==> flow/design.v <==
module full_adder(input a,b,cin,
                  output sum,co);
assign sum=a^b^cin;
assign co=((a&b)||(b&cin)||(cin&a));                 
endmodule
module half_adder(input a,
                  input b,
                  output sum,
                  output carry);
assign sum=a^b;
assign carry=a&b;
endmodule
module mux2_1(input a,b,sel,
              output y);
assign y=sel?b:a;
endmodule
module adder_4bit(input [3:0]a,b,
                  input cin,
                  output [3:0]sum,
                  output co);
wire s1,c1,s2,c2,s3,c3,s4,s11,s44,c4,c11,s22,c22,s33,c33,c44;
full_adder f1(a[0],b[0],1'b0,s1,c1);
full_adder f2(a[1],b[1],c1,s2,c2);
full_adder f3(a[2],b[2],c2,s3,c3);
full_adder f4(a[3],b[3],c3,s4,c4);
full_adder f5(a[0],b[0],1'b1,s11,c11);
full_adder f6(a[1],b[1],c11,s22,c22);
full_adder f7(a[2],b[2],c22,s33,c33);
full_adder f8(a[3],b[3],c33,s44,c44);
mux2_1 m1(s1,s11,cin,sum[0]);
mux2_1 m2(s2,s22,cin,sum[1]);
mux2_1 m3(s3,s33,cin,sum[2]);
mux2_1 m4(s4,s44,cin,sum[3]);
mux2_1 m5(c4,c44,cin,co);
endmodule
module adder_6bit(input [5:0]a,b,
                  input cin,
                  output [5:0]sum,
                  output co);
wire s1,s2,s3,s4,s5,s6,c1,c2,c3,c4,c5,c6;
wire s11,s22,s33,s44,s55,s66,c11,c22,c33,c44,c55,c66;
full_adder f1(a[0],b[0],1'b0,s1,c1);
full_adder f2(a[1],b[1],c1,s2,c2);
full_adder f3(a[2],b[2],c2,s3,c3);
full_adder f4(a[3],b[3],c3,s4,c4);
full_adder f5(a[4],b[4],c4,s5,c5);
full_adder f6(a[5],b[5],c5,s6,c6);
full_adder f7(a[0],b[0],1'b1,s11,c11);
full_adder f8(a[1],b[1],c11,s22,c22);
full_adder f9(a[2],b[2],c22,s33,c33);
full_adder f10(a[3],b[3],c33,s44,c44);
full_adder f11(a[4],b[4],c44,s55,c55);
full_adder f12(a[5],b[5],c55,s66,c66);
mux2_1 m1(s1,s11,cin,sum[0]);
mux2_1 m2(s2,s22,cin,sum[1]);
mux2_1 m3(s3,s33,cin,sum[2]);
mux2_1 m4(s4,s44,cin,sum[3]);
mux2_1 m5(s5,s55,cin,sum[4]);
mux2_1 m6(s6,s66,cin,sum[5]);
mux2_1 m7(c6,c66,cin,co);
endmodule
module adder_8bit(input [7:0] a,b,
                   input cin,
                   output [7:0] sum,
                   output co);
wire s1,s2,s3,s4,s5,s6,s7,s8,c1,c2,c3,c4,c5,c6,c7,c8;
wire s11,s22,s33,s44,s55,s66,s77,s88,c11,c22,c33,c44,c55,c66,c77,c88;
full_adder f10(a[0],b[0],1'b0,s1,c1);
full_adder f20(a[1],b[1],c1,s2,c2);
full_adder f30(a[2],b[2],c2,s3,c3);
full_adder f40(a[3],b[3],c3,s4,c4);
full_adder f50(a[4],b[4],c4,s5,c5);
full_adder f60(a[5],b[5],c5,s6,c6);
full_adder f70(a[6],b[6],c6,s7,c7);
full_adder f80(a[7],b[7],c7,s8,c8);
full_adder f11(a[0],b[0],1'b1,s11,c11);
full_adder f22(a[1],b[1],c11,s22,c22);
full_adder f33(a[2],b[2],c22,s33,c33);
full_adder f44(a[3],b[3],c33,s44,c44);
full_adder f55(a[4],b[4],c44,s55,c55);
full_adder f66(a[5],b[5],c55,s66,c66);
full_adder f77(a[6],b[6],c66,s77,c77);
full_adder f88(a[7],b[7],c77,s88,c88);
mux2_1 m1(s1,s11,cin,sum[0]);
mux2_1 m2(s2,s22,cin,sum[1]);
mux2_1 m3(s3,s33,cin,sum[2]);
mux2_1 m4(s4,s44,cin,sum[3]);
mux2_1 m5(s5,s55,cin,sum[4]);
mux2_1 m6(s6,s66,cin,sum[5]);
mux2_1 m7(s7,s77,cin,sum[6]);
mux2_1 m8(s8,s88,cin,sum[7]);
mux2_1 m9(c8,c88,cin,co);
endmodule
module adder_12bit(input [11:0] a,b,
                   input cin,
                   output [11:0] sum,
                   output co);
wire s1,s2,s3,s4,s5,s6,s7,s8,s9,s10,s11a,s12,c1,c2,c3,c4,c5,c6,c7,c8,c9,c10,c11a,c12;
wire s11,s22,s33,s44,s55,s66,s77,s88,s99,s1010,s1111,s1212;
wire c11,c22,c33,c44,c55,c66,c77,c88,c99,c1010,c1111,c1212;
full_adder f10(a[0],b[0],1'b0,s1,c1);
full_adder f20(a[1],b[1],c1,s2,c2);
full_adder f30(a[2],b[2],c2,s3,c3);
full_adder f40(a[3],b[3],c3,s4,c4);
full_adder f50(a[4],b[4],c4,s5,c5);
full_adder f60(a[5],b[5],c5,s6,c6);
full_adder f70(a[6],b[6],c6,s7,c7);
full_adder f80(a[7],b[7],c7,s8,c8);
full_adder f90(a[8],b[8],c8,s9,c9);
full_adder f100(a[9],b[9],c9,s10,c10);
full_adder f110(a[10],b[10],c10,s11a,c11a);
full_adder f120(a[11],b[11],c11a,s12,c12);
full_adder f11(a[0],b[0],1'b1,s11,c11);
full_adder f22(a[1],b[1],c11,s22,c22);
full_adder f33(a[2],b[2],c22,s33,c33);
full_adder f44(a[3],b[3],c33,s44,c44);
full_adder f55(a[4],b[4],c44,s55,c55);
full_adder f66(a[5],b[5],c55,s66,c66);
full_adder f77(a[6],b[6],c66,s77,c77);
full_adder f88(a[7],b[7],c77,s88,c88);
full_adder f99(a[8],b[8],c88,s99,c99);
full_adder f1010(a[9],b[9],c99,s1010,c1010);
full_adder f1111(a[10],b[10],c1010,s1111,c1111);
full_adder f1212(a[11],b[11],c1111,s1212,c1212);
mux2_1 m1(s1,s11,cin,sum[0]);
mux2_1 m2(s2,s22,cin,sum[1]);
mux2_1 m3(s3,s33,cin,sum[2]);
mux2_1 m4(s4,s44,cin,sum[3]);
mux2_1 m5(s5,s55,cin,sum[4]);
mux2_1 m6(s6,s66,cin,sum[5]);
mux2_1 m7(s7,s77,cin,sum[6]);
mux2_1 m8(s8,s88,cin,sum[7]);
mux2_1 m9(s9,s99,cin,sum[8]);
mux2_1 m10(s10,s1010,cin,sum[9]);
mux2_1 m11(s11a,s1111,cin,sum[10]);
mux2_1 m12(s12,s1212,cin,sum[11]);
mux2_1 m13(c12,c1212,cin,co);
endmodule
module adder_16bit(input [15:0] a,b,
                   input cin,
                   output [15:0] sum,
                   output co);
wire s1,s2,s3,s4,s5,s6,s7,s8,s9,s10,s11a,s12,s13,s14,s15,s16;
wire c1,c2,c3,c4,c5,c6,c7,c8,c9,c10,c11a,c12,c13,c14,c15,c16;
wire s11,s22,s33,s44,s55,s66,s77,s88,s99,s1010,s1111,s1212,s1313,s1414,s1515,s1616;
wire c11,c22,c33,c44,c55,c66,c77,c88,c99,c1010,c1111,c1212,c1313,c1414,c1515,c1616;
full_adder f10(a[0],b[0],1'b0,s1,c1);
full_adder f20(a[1],b[1],c1,s2,c2);
full_adder f30(a[2],b[2],c2,s3,c3);
full_adder f40(a[3],b[3],c3,s4,c4);
full_adder f50(a[4],b[4],c4,s5,c5);
full_adder f60(a[5],b[5],c5,s6,c6);
full_adder f70(a[6],b[6],c6,s7,c7);
full_adder f80(a[7],b[7],c7,s8,c8);
full_adder f90(a[8],b[8],c8,s9,c9);
full_adder f100(a[9],b[9],c9,s10,c10);
full_adder f110(a[10],b[10],c10,s11a,c11a);
full_adder f120(a[11],b[11],c11a,s12,c12);
full_adder f130(a[12],b[12],c12,s13,c13);
full_adder f140(a[13],b[13],c13,s14,c14);
full_adder f150(a[14],b[14],c14,s15,c15);
full_adder f160(a[15],b[15],c15,s16,c16);
full_adder f11(a[0],b[0],1'b1,s11,c11);
full_adder f22(a[1],b[1],c11,s22,c22);
full_adder f33(a[2],b[2],c22,s33,c33);
full_adder f44(a[3],b[3],c33,s44,c44);
full_adder f55(a[4],b[4],c44,s55,c55);
full_adder f66(a[5],b[5],c55,s66,c66);
full_adder f77(a[6],b[6],c66,s77,c77);
full_adder f88(a[7],b[7],c77,s88,c88);
full_adder f99(a[8],b[8],c88,s99,c99);
full_adder f1010(a[9],b[9],c99,s1010,c1010);
full_adder f1111(a[10],b[10],c1010,s1111,c1111);
full_adder f1212(a[11],b[11],c1111,s1212,c1212);
full_adder f1313(a[12],b[12],c1212,s1313,c1313);
full_adder f1414(a[13],b[13],c1313,s1414,c1414);
full_adder f1515(a[14],b[14],c1414,s1515,c1515);
full_adder f1616(a[15],b[15],c1515,s1616,c1616);
mux2_1 m1(s1,s11,cin,sum[0]);
mux2_1 m2(s2,s22,cin,sum[1]);
mux2_1 m3(s3,s33,cin,sum[2]);
mux2_1 m4(s4,s44,cin,sum[3]);
mux2_1 m5(s5,s55,cin,sum[4]);
mux2_1 m6(s6,s66,cin,sum[5]);
mux2_1 m7(s7,s77,cin,sum[6]);
mux2_1 m8(s8,s88,cin,sum[7]);
mux2_1 m9(s9,s99,cin,sum[8]);
mux2_1 m10(s10,s1010,cin,sum[9]);
mux2_1 m11(s11a,s1111,cin,sum[10]);
mux2_1 m12(s12,s1212,cin,sum[11]);
mux2_1 m13(s13,s1313,cin,sum[12]);
mux2_1 m14(s14,s1414,cin,sum[13]);
mux2_1 m15(s15,s1515,cin,sum[14]);
mux2_1 m16(s16,s1616,cin,sum[15]);
mux2_1 m17(c16,c1616,cin,co);
endmodule
module adder_24bit(input [23:0] a,b,
                   input cin,
                   output [23:0] sum,
                   output co);
wire s1,s2,s3,s4,s5,s6,s7,s8,s9,s10,s11a,s12;
wire s13,s14,s15,s16,s17,s18,s19,s20,s21,s222,s23,s24;
wire c1,c2,c3,c4,c5,c6,c7,c8,c9,c10,c11a,c12;
wire c13,c14,c15,c16,c17,c18,c19,c20,c21,c222,c23,c24;
wire s11,s22,s33,s44,s55,s66,s77,s88,s99,s1010,s1111,s1212;
wire s1313,s1414,s1515,s1616,s1717,s1818,s1919,s2020,s2121,s2222,s2323,s2424;
wire c11,c22,c33,c44,c55,c66,c77,c88,c99,c1010,c1111,c1212;
wire c1313,c1414,c1515,c1616,c1717,c1818,c1919,c2020,c2121,c2222,c2323,c2424;
full_adder f10(a[0],b[0],1'b0,s1,c1);
full_adder f20(a[1],b[1],c1,s2,c2);
full_adder f30(a[2],b[2],c2,s3,c3);
full_adder f40(a[3],b[3],c3,s4,c4);
full_adder f50(a[4],b[4],c4,s5,c5);
full_adder f60(a[5],b[5],c5,s6,c6);
full_adder f70(a[6],b[6],c6,s7,c7);
full_adder f80(a[7],b[7],c7,s8,c8);
full_adder f90(a[8],b[8],c8,s9,c9);
full_adder f100(a[9],b[9],c9,s10,c10);
full_adder f110(a[10],b[10],c10,s11a,c11a);
full_adder f120(a[11],b[11],c11a,s12,c12);
full_adder f130(a[12],b[12],c12,s13,c13);
full_adder f140(a[13],b[13],c13,s14,c14);
full_adder f150(a[14],b[14],c14,s15,c15);
full_adder f160(a[15],b[15],c15,s16,c16);
full_adder f170(a[16],b[16],c16,s17,c17);
full_adder f180(a[17],b[17],c17,s18,c18);
full_adder f190(a[18],b[18],c18,s19,c19);
full_adder f200(a[19],b[19],c19,s20,c20);
full_adder f210(a[20],b[20],c20,s21,c21);
full_adder f220(a[21],b[21],c21,s222,c222);
full_adder f230(a[22],b[22],c222,s23,c23);
full_adder f240(a[23],b[23],c23,s24,c24);
full_adder f11(a[0],b[0],1'b1,s11,c11);
full_adder f22(a[1],b[1],c11,s22,c22);
full_adder f33(a[2],b[2],c22,s33,c33);
full_adder f44(a[3],b[3],c33,s44,c44);
full_adder f55(a[4],b[4],c44,s55,c55);
full_adder f66(a[5],b[5],c55,s66,c66);
full_adder f77(a[6],b[6],c66,s77,c77);
full_adder f88(a[7],b[7],c77,s88,c88);
full_adder f99(a[8],b[8],c88,s99,c99);
full_adder f1010(a[9],b[9],c99,s1010,c1010);
full_adder f1111(a[10],b[10],c1010,s1111,c1111);
full_adder f1212(a[11],b[11],c1111,s1212,c1212);
full_adder f1313(a[12],b[12],c1212,s1313,c1313);
full_adder f1414(a[13],b[13],c1313,s1414,c1414);
full_adder f1515(a[14],b[14],c1414,s1515,c1515);
full_adder f1616(a[15],b[15],c1515,s1616,c1616);
full_adder f1717(a[16],b[16],c1616,s1717,c1717);
full_adder f1818(a[17],b[17],c1717,s1818,c1818);
full_adder f1919(a[18],b[18],c1818,s1919,c1919);
full_adder f2020(a[19],b[19],c1919,s2020,c2020);
full_adder f2121(a[20],b[20],c2020,s2121,c2121);
full_adder f2222(a[21],b[21],c2121,s2222,c2222);
full_adder f2323(a[22],b[22],c2222,s2323,c2323);
full_adder f2424(a[23],b[23],c2323,s2424,c2424);
mux2_1 m1(s1,s11,cin,sum[0]);
mux2_1 m2(s2,s22,cin,sum[1]);
mux2_1 m3(s3,s33,cin,sum[2]);
mux2_1 m4(s4,s44,cin,sum[3]);
mux2_1 m5(s5,s55,cin,sum[4]);
mux2_1 m6(s6,s66,cin,sum[5]);
mux2_1 m7(s7,s77,cin,sum[6]);
mux2_1 m8(s8,s88,cin,sum[7]);
mux2_1 m9(s9,s99,cin,sum[8]);
mux2_1 m10(s10,s1010,cin,sum[9]);
mux2_1 m11(s11a,s1111,cin,sum[10]);
mux2_1 m12(s12,s1212,cin,sum[11]);
mux2_1 m13(s13,s1313,cin,sum[12]);
mux2_1 m14(s14,s1414,cin,sum[13]);
mux2_1 m15(s15,s1515,cin,sum[14]);
mux2_1 m16(s16,s1616,cin,sum[15]);
mux2_1 m17(s17,s1717,cin,sum[16]);
mux2_1 m18(s18,s1818,cin,sum[17]);
mux2_1 m19(s19,s1919,cin,sum[18]);
mux2_1 m20(s20,s2020,cin,sum[19]);
mux2_1 m21(s21,s2121,cin,sum[20]);
mux2_1 m22(s222,s2222,cin,sum[21]);
mux2_1 m23(s23,s2323,cin,sum[22]);
mux2_1 m24(s24,s2424,cin,sum[23]);
mux2_1 m25(c24,c2424,cin,co);
endmodule
module mul_2x2(input clk,
               input [1:0]a,b,
               output [3:0]out);           
reg [1:0]clk_a,clk_b;
wire [3:0]temp;
always @(posedge clk)
 begin
  clk_a<=a;
  clk_b<=b;
 end
assign out[0]=clk_a[0]&clk_b[0];
assign temp[0]=clk_a[0]&clk_b[1];
assign temp[1]=clk_a[1]&clk_b[0];
assign temp[2]=clk_a[1]&clk_b[1];
half_adder h1(temp[0],temp[1],out[1],temp[3]);
half_adder h2(temp[3],temp[2],out[2],out[3]);
endmodule
module mul_4x4(input clk,
               input [3:0]a,
               input [3:0]b,
               output [7:0]c);
wire [3:0]q0,q1,q2,q3,q4;
wire [5:0]q5,q6;		
wire [3:0]temp1;
wire [5:0]temp2,temp3,temp4;
reg [3:0]clk_a,clk_b;
always @(posedge clk)
begin
 clk_a<=a;
 clk_b<=b;
end
mul_2x2 m1(clk,clk_a[1:0],clk_b[1:0],q0[3:0]);
mul_2x2 m2(clk,clk_a[3:2],clk_b[1:0],q1[3:0]);
mul_2x2 m3(clk,clk_a[1:0],clk_b[3:2],q2[3:0]);
mul_2x2 m4(clk,clk_a[3:2],clk_b[3:2],q3[3:0]);
assign temp1 ={2'b00,q0[3:2]};
adder_4bit a1(q1[3:0],temp1,1'b0,q4,);
assign temp2 ={2'b00,q2[3:0]};
assign temp3 ={q3[3:0],2'b00};
adder_6bit a2(temp2,temp3,1'b0,q5,);
assign temp4={2'b00,q4[3:0]};
adder_6bit a3(temp4,q5,1'b0,q6,);
assign c[1:0]=q0[1:0];
assign c[7:2]=q6[5:0];
endmodule
module mul_8x8(input clk,
               input [7:0] a,b,
               output [15:0]c);
wire [7:0]q0,q1,q2,q3,q4;
wire [11:0]q5,q6;	
wire [7:0]temp1;
wire [11:0]temp2,temp3,temp4;
reg [7:0]clk_a,clk_b;
always @(posedge clk)
begin
 clk_a<=a;
 clk_b<=b;
end
mul_4x4 mu1(clk,clk_a[3:0],clk_b[3:0],q0[7:0]);
mul_4x4 mu2(clk,clk_a[7:4],clk_b[3:0],q1[7:0]);
mul_4x4 mu3(clk,clk_a[3:0],clk_b[7:4],q2[7:0]);
mul_4x4 mu4(clk,clk_a[7:4],clk_b[7:4],q3[7:0]);
assign temp1 ={4'b0000,q0[7:4]};
adder_8bit a1(q1[7:0],temp1,1'b0,q4,);
assign temp2 ={4'b0000,q2[7:0]};
assign temp3 ={q3[7:0],4'b0000};
adder_12bit a2(temp2,temp3,1'b0,q5,);
assign temp4={4'b0000,q4[7:0]};
adder_12bit a3(temp4,q5,1'b0,q6,);
assign c[3:0]=q0[3:0];
assign c[15:4]=q6[11:0];
endmodule    
module mul_16x16(input clk,
		         input [15:0]a,
                 input [15:0]b,
                 output [31:0]c);
reg [15:0]clk_a,clk_b;
wire [15:0]q0,q1,q2,q3,q4;	
wire [15:0]temp1;
wire [23:0]temp2,temp3,temp4;
wire [23:0]q5,q6;
always @(posedge clk)
 begin
  clk_a<=a;
  clk_b<=b;
 end
mul_8x8 m1(clk,clk_a[7:0],clk_b[7:0],q0[15:0]);
mul_8x8 m2(clk,clk_a[15:8],clk_b[7:0],q1[15:0]);
mul_8x8 m3(clk,clk_a[7:0],clk_b[15:8],q2[15:0]);
mul_8x8 m4(clk,clk_a[15:8],clk_b[15:8],q3[15:0]);
assign temp1 ={8'b0,q0[15:8]};
adder_16bit a1(q1[15:0],temp1,1'b0,q4,);
assign temp2 ={8'b0,q2[15:0]};
assign temp3 ={q3[15:0],8'b0};
adder_24bit a2(temp2,temp3,1'b0,q5,);
assign temp4={8'b0,q4[15:0]};
adder_24bit a3(temp4,q5,1'b0,q6,);
assign c[7:0]=q0[7:0];
assign c[31:8]=q6[23:0];
endmodule
module accumulator(input clk,en,clr,
                   input [31:0]a,
                   output [39:0]c);
reg [39:0]acc;
always @(posedge clk)
 begin
  if (clr)
   acc <= 40'b0;
  else if (en)
  begin 
   acc <= acc + {8'b0,a};
  end
 end
assign c = acc;
endmodule
module mac_unit(input clk,en,clr,
                input [15:0]a,b,
                output [39:0]c);
wire [31:0]temp1;
mul_16x16 m1(clk,a,b,temp1);
accumulator a1(clk,en,clr,temp1,c);
endmodule
# == Step by step through the tools: mac_unit ==
# Tool output for the design above before and after an edit, in the order of the flow.
# "orig" refers to lines of the RTL above, "edited" to lines of the edited file.
# "change" is "edited" less "orig", of the values as shown; "change_rel_pct" is that difference over "orig", in percent.
# Operators: Yosys type, input widths -> output width; for muxes data width and select width s.
# Library cell names are shortened.
# A cell with -- has no value.
# setup
design,mac_unit
clk_port,clk
cell_library,sky130hd
lib_corner,tt_025C_1v80

# == The edit ==
# Unified diff, file above to edited file.
# The edited RTL no longer does the same as the RTL above: the edit was made by script, with no optimisation intended.
# begin of diff
@@ -387,7 +387,5 @@
 always @(posedge clk)
  begin
-  if (clr)
-   acc <= 40'b0;
-  else if (en)
+  if (en)
   begin 
    acc <= acc + {8'b0,a};
# end of diff

# == Word level ==
# Yosys after proc, flatten, opt, wreduce and memory -nomap, before mapping. Enables and synchronous resets that opt folds into registers are not counted as muxes. Memory bits, and registers merged into a memory's read port (data or address), are not among the register bits. Print and check cells are not counted. Equal cells are merged and count once.
# bits
element,orig,edited,change,change_rel_pct
register_bits,168,168,0,0.00
inputBits,35,35,0,0.00
out_inout_bits,40,40,0,0.00
# classes
element,orig,edited,change,change_rel_pct
add_sub_neg,1,1,0,0.00
bitwise,1716,1716,0,0.00
reduce_logical,322,322,0,0.00
# Operator kinds equal on both sides are left out: 4.

# == Depth ==
# Yosys ltp: most cells in a row. Word level: on the elaborated netlist, between registers, memories and ports. Mapped: between sequential cells and ports; inverters and the memories' decode and read muxes count.
# logic_depth
element,orig,edited,change,change_rel_pct
word_depth,83,83,0,0.00
abc_area,0,0,--,--
depth_mapped,58,57,-1,-1.72
mapped_depth_nobuf,57,56,-1,-1.75

# == Synthesis result ==
# Yosys stat after the flow's synthesis: flattened, memories mapped to cells. It holds for the ABC_AREA given above (unset counts as 0); a run with the other value may have another netlist.
# synth_totals
element,orig,edited,change,change_rel_pct
stdcells,1571,1477,-94,-5.98
yosys_area_um2,15595.0,15554.9,-40.1,-0.26
seqArea_um2,3363.2,3763.6,400.4,11.91
ffs,168,168,0,0.00
buf_cells,48,39,-9,-18.75
# by_type
cell,orig,edited,change,change_rel_pct
dfxtp_1,168,128,-40,-23.81
edfxtp_1,0,40,40,--
nor2_1,51,13,-38,-74.51
mux2i_1,21,0,-21,-100.00
nand2_1,45,36,-9,-20.00
nand2b_1,9,1,-8,-88.89
xnor2_1,37,44,7,18.92
nor3_1,9,2,-7,-77.78
and3_1,1,8,7,700.00
clkbuf_1,41,35,-6,-14.63
nand4_1,11,5,-6,-54.55
nand3_1,13,8,-5,-38.46
a21o_1,11,15,4,36.36
o21ai_0,9,13,4,44.44
o22ai_1,5,1,-4,-80.00
and3_2,0,4,4,--
inv_1,313,310,-3,-0.96
a21oi_1,31,28,-3,-9.68
# Cell types equal on both sides are left out: 10.
# The list need not be complete.
# By module: a second synthesis without flattening, with its own total; a netlist apart from the flattened one above.
# unflattened
element,orig,edited,change,change_rel_pct
hier_cells,2802,2721,-81,-2.89
hier_area_um2,42081.6,42056.6,-25.0,-0.06
# Each row is one instance without its submodules.
# by_module_orig
module,instances,n_cells,area_um2,seq_area_um2
full_adder,896,1,20.0,0.0
mux2_1,511,1,15.0,0.0
mul_2x2,64,8,105.1,80.1
accumulator,1,384,3108.0,800.8
mul_4x4,16,9,163.9,160.2
half_adder,128,1,12.5,0.0
mul_8x8,4,17,324.1,320.3
mul_16x16,1,33,644.4,640.6
adder_6bit,32,2,7.5,0.0
adder_4bit,16,2,7.5,0.0
adder_12bit,8,2,7.5,0.0
adder_8bit,4,2,7.5,0.0
adder_24bit,2,2,7.5,0.0
adder_16bit,1,2,7.5,0.0
mac_unit,1,0,0.0,0.0
# by_module_edited
module,instances,n_cells,area_um2,seq_area_um2
full_adder,896,1,20.0,0.0
mux2_1,511,1,15.0,0.0
mul_2x2,64,8,105.1,80.1
accumulator,1,303,3083.0,1201.2
mul_4x4,16,9,163.9,160.2
half_adder,128,1,12.5,0.0
mul_8x8,4,17,324.1,320.3
mul_16x16,1,33,644.4,640.6
adder_6bit,32,2,7.5,0.0
adder_4bit,16,2,7.5,0.0
adder_12bit,8,2,7.5,0.0
adder_8bit,4,2,7.5,0.0
adder_24bit,2,2,7.5,0.0
adder_16bit,1,2,7.5,0.0
mac_unit,1,0,0.0,0.0

# == Timing after synthesis ==
# Source: OpenSTA report_checks on the synthesized netlist (no wires, ideal clock, input and output delay 20% of the period each), path of least setup slack; recovery checks are left aside. Register names are those of the netlist, which keeps one name where synthesis merged equal registers.
# synth_path
element,orig,edited,change,change_rel_pct
path_kind,reg2reg,reg2reg,--,--
startpoint,register (no name shown),register (no name shown),--,--
endpoint,register a1.acc[38],register a1.acc[39],--,--
tclk_ns,13.5,13.5,0.0,0.00
setup_time_ns,0.128,0.260,0.132,--
arrival_ns,13.569,13.458,-0.111,-0.82
path_slack_ns,-0.196,-0.217,-0.021,--
delay_ns,13.697,13.718,0.021,0.15
path_stages,53,52,-1,-1.89
synth_period_reached_ns,13.696,13.717,0.021,0.15
# "delay_ns" is the arrival time less input delay plus setup time.
# "path_stages": output pins that drive a net of the path, with the launching flip-flop's if there is one; two outputs of one cell count as two.
# "synth_period_reached_ns" is the clock period less the worst setup slack; recovery checks do not enter. This is arithmetic on one report: input and output delays are still those of the set period (20% each).
# The rows between start and end are the longest chain of elaborated cells between them; the timing report does not say that the signal goes this way. Where chains are equally long, one stands for them.
# Each line given opens the expression or statement behind the cell; cells for indexed reads and writes are added by Yosys, which also makes memories of some case tables.
# synth_via_orig
cell_sequence,dfxtp_1 clkbuf_1 and2_1 ha_1 ha_1 ha_1 fa_1 inv_1 fa_1 inv_1 fa_1 fa_1 inv_1 fa_1 inv_1 fa_1 fa_1 fa_1 (+17 left out) fa_1 fa_1 inv_1 ha_1 ha_1 ha_1 ha_1 ha_1 ha_1 ha_1 xnor2_1 xnor2_1 ha_1 nand2_1 a2111oi_0 o41ai_2 xor2_1 nor2_1
elab_chain_cells,83
cells_between,739
cone_lines,7
# synth_lines_orig
element,line,rtl
$and 1x1->1,295,assign temp[1]=clk_a[1]&clk_b[0];
$and 1x1->1,11,assign carry=a&b;
$xor 1x1->1,10,assign sum=a^b;
$and 1x1->1 x2,4,assign co=((a&b)||(b&cin)||(cin&a));
$logic_or 1x1->1 x2,4,
$xor 1x1->1,3,assign sum=a^b^cin;
$and 1x1->1,4,
(+59 left out),--,
$and 1x1->1,4,
$logic_or 1x1->1 x2,4,
$and 1x1->1,4,
$logic_or 1x1->1 x2,4,
$and 1x1->1 x7,4,
$xor 1x1->1,3,
$add 40x32->40,393,"acc <= acc + {8'b0,a};"
end: assignment,390,acc <= 40'b0;
end: assignment,393,
end: declaration,386,reg [39:0]acc;
# synth_via_edited
cell_sequence,dfxtp_1 clkbuf_1 and2_1 ha_1 ha_1 ha_1 fa_1 inv_1 fa_1 inv_1 fa_1 fa_1 inv_1 fa_1 inv_1 fa_1 fa_1 fa_1 (+16 left out) fa_1 fa_1 fa_1 inv_1 ha_1 ha_1 ha_1 ha_1 ha_1 ha_1 nand2_1 o21ai_0 a211oi_1 o211ai_1 a211oi_1 o31ai_2 nand4_1 xnor2_1
elab_chain_cells,83
cells_between,739
cone_lines,7
# synth_lines_edited
element,line,rtl
$and 1x1->1,294,assign temp[0]=clk_a[0]&clk_b[1];
$and 1x1->1,11,assign carry=a&b;
$xor 1x1->1,10,assign sum=a^b;
$and 1x1->1 x2,4,assign co=((a&b)||(b&cin)||(cin&a));
$logic_or 1x1->1 x2,4,
$xor 1x1->1,3,assign sum=a^b^cin;
$and 1x1->1,4,
(+59 left out),--,
$and 1x1->1,4,
$logic_or 1x1->1 x2,4,
$and 1x1->1,4,
$logic_or 1x1->1 x2,4,
$and 1x1->1 x7,4,
$xor 1x1->1,3,
$add 40x32->40,391,"acc <= acc + {8'b0,a};"
end: assignment,391,
end: declaration,386,reg [39:0]acc;

# == Timing after layout ==
# Path of least setup slack in the final report of each run of set A (OpenROAD, finished layout, wires in). Where an end is a register, its clock arrival counts in the times.
# layout_path
element,orig,edited,change,change_rel_pct
path_kind,reg2reg,reg2reg,--,--
startpoint,register (no name shown),register (no name shown),--,--
endpoint,register a1.acc[38],register a1.acc[39],--,--
tclk_ns,13.5,13.5,0.0,0.00
setup_time_ns,0.12,0.24,0.12,--
arrival_ns,13.69,13.48,-0.21,-1.53
path_slack_ns,0.12,0.22,0.10,--
path_stages,53,53,0,0.00
# The rows between start and end are the longest chain of elaborated cells between them; the timing report does not say that the signal goes this way. Where chains are equally long, one stands for them.
# layout_via_orig
cell_sequence,dfxtp_2 and2_4 ha_4 ha_4 ha_4 fa_2 inv_1 fa_1 inv_2 fa_2 fa_1 inv_1 fa_1 inv_2 fa_2 fa_2 fa_2 fa_2 (+17 left out) fa_2 inv_2 ha_4 ha_4 ha_4 ha_4 ha_4 ha_4 ha_4 xnor2_2 xnor2_1 ha_1 buf_4 nand2_1 a2111oi_4 o41ai_2 xor2_1 nor2_1
elab_chain_cells,83
cells_between,565
cone_lines,7
# layout_lines_orig
element,line,rtl
$and 1x1->1,294,assign temp[0]=clk_a[0]&clk_b[1];
$and 1x1->1,11,assign carry=a&b;
$xor 1x1->1,10,assign sum=a^b;
$and 1x1->1 x2,4,assign co=((a&b)||(b&cin)||(cin&a));
$logic_or 1x1->1 x2,4,
$xor 1x1->1,3,assign sum=a^b^cin;
$and 1x1->1,4,
(+59 left out),--,
$and 1x1->1,4,
$logic_or 1x1->1 x2,4,
$and 1x1->1,4,
$logic_or 1x1->1 x2,4,
$and 1x1->1 x7,4,
$xor 1x1->1,3,
$add 40x32->40,393,"acc <= acc + {8'b0,a};"
end: assignment,390,acc <= 40'b0;
end: assignment,393,
end: declaration,386,reg [39:0]acc;
# layout_via_edited
cell_sequence,dfxtp_2 and2_4 ha_2 ha_4 ha_4 fa_2 inv_2 fa_1 inv_2 fa_2 fa_1 inv_2 fa_2 inv_2 fa_2 fa_2 fa_2 fa_2 (+17 left out) fa_2 inv_2 ha_4 ha_4 ha_4 ha_4 ha_4 ha_4 nand2_4 o21ai_4 a211oi_4 buf_4 o211ai_1 a211oi_2 buf_4 o31ai_4 nand4_1 xnor2_1
elab_chain_cells,83
cells_between,565
cone_lines,7
# layout_lines_edited
element,line,rtl
$and 1x1->1,295,assign temp[1]=clk_a[1]&clk_b[0];
$and 1x1->1,11,assign carry=a&b;
$xor 1x1->1,10,assign sum=a^b;
$and 1x1->1 x2,4,assign co=((a&b)||(b&cin)||(cin&a));
$logic_or 1x1->1 x2,4,
$xor 1x1->1,3,assign sum=a^b^cin;
$and 1x1->1,4,
(+59 left out),--,
$and 1x1->1,4,
$logic_or 1x1->1 x2,4,
$and 1x1->1,4,
$logic_or 1x1->1 x2,4,
$and 1x1->1 x7,4,
$xor 1x1->1,3,
$add 40x32->40,391,"acc <= acc + {8'b0,a};"
end: assignment,391,
end: declaration,386,reg [39:0]acc;

# == Measured runs ==
# Both versions went through the flow (Yosys, OpenROAD) with the same settings in each pair. Constraints: input delay and output delay 20% of the set period each, output load 0.01 pF.
# settings_set_A
period_ns,13.5
CAP_MARGIN,20
CORE_MARGIN,2
CORE_UTILIZATION,40
SLEW_MARGIN,20
# results_set_A
element,orig,edited,change,change_rel_pct
post_synth_area_um2,15595.0,15554.9,-40.1,-0.26
die_area_um2,40582.1,40481.4,-100.7,-0.25
final_cell_area_um2,18054.8,18078.6,23.8,0.13
post_route_util_pct,46.8,46.9,0.1,--
final_setup_ws_ns,0.122,0.219,0.097,--
total_negative_slack_ns,0.000,0.000,0.000,--
ws_hold_ns,0.321,0.310,-0.011,--
timing.achieved_period_ns,13.378,13.281,-0.097,-0.73
# settings_set_B
CORE_UTILIZATION,41
GPL_ROUTABILITY_DRIVEN,0
MAX_ROUTING_LAYER,met4
PLACE_DENSITY_LB_ADDON,0.11
SETUP_SLACK_MARGIN,2.69
period_ns,18.0
CAP_MARGIN,20
CORE_MARGIN,2
SLEW_MARGIN,20
# results_set_B
element,orig,edited,change,change_rel_pct
post_synth_area_um2,15595.0,15554.9,-40.1,-0.26
die_area_um2,39612.9,39513.5,-99.4,-0.25
final_cell_area_um2,17500.5,17449.2,-51.3,-0.29
post_route_util_pct,46.6,46.5,-0.1,--
final_setup_ws_ns,3.680,3.410,-0.270,--
total_negative_slack_ns,0.000,0.000,0.000,--
ws_hold_ns,0.316,0.320,0.004,--
timing.achieved_period_ns,14.320,14.590,0.270,1.89
# "timing.achieved_period_ns" means the clock period less the worst setup slack. The figure is calculated, with input and output delays left at 20% of the set period.
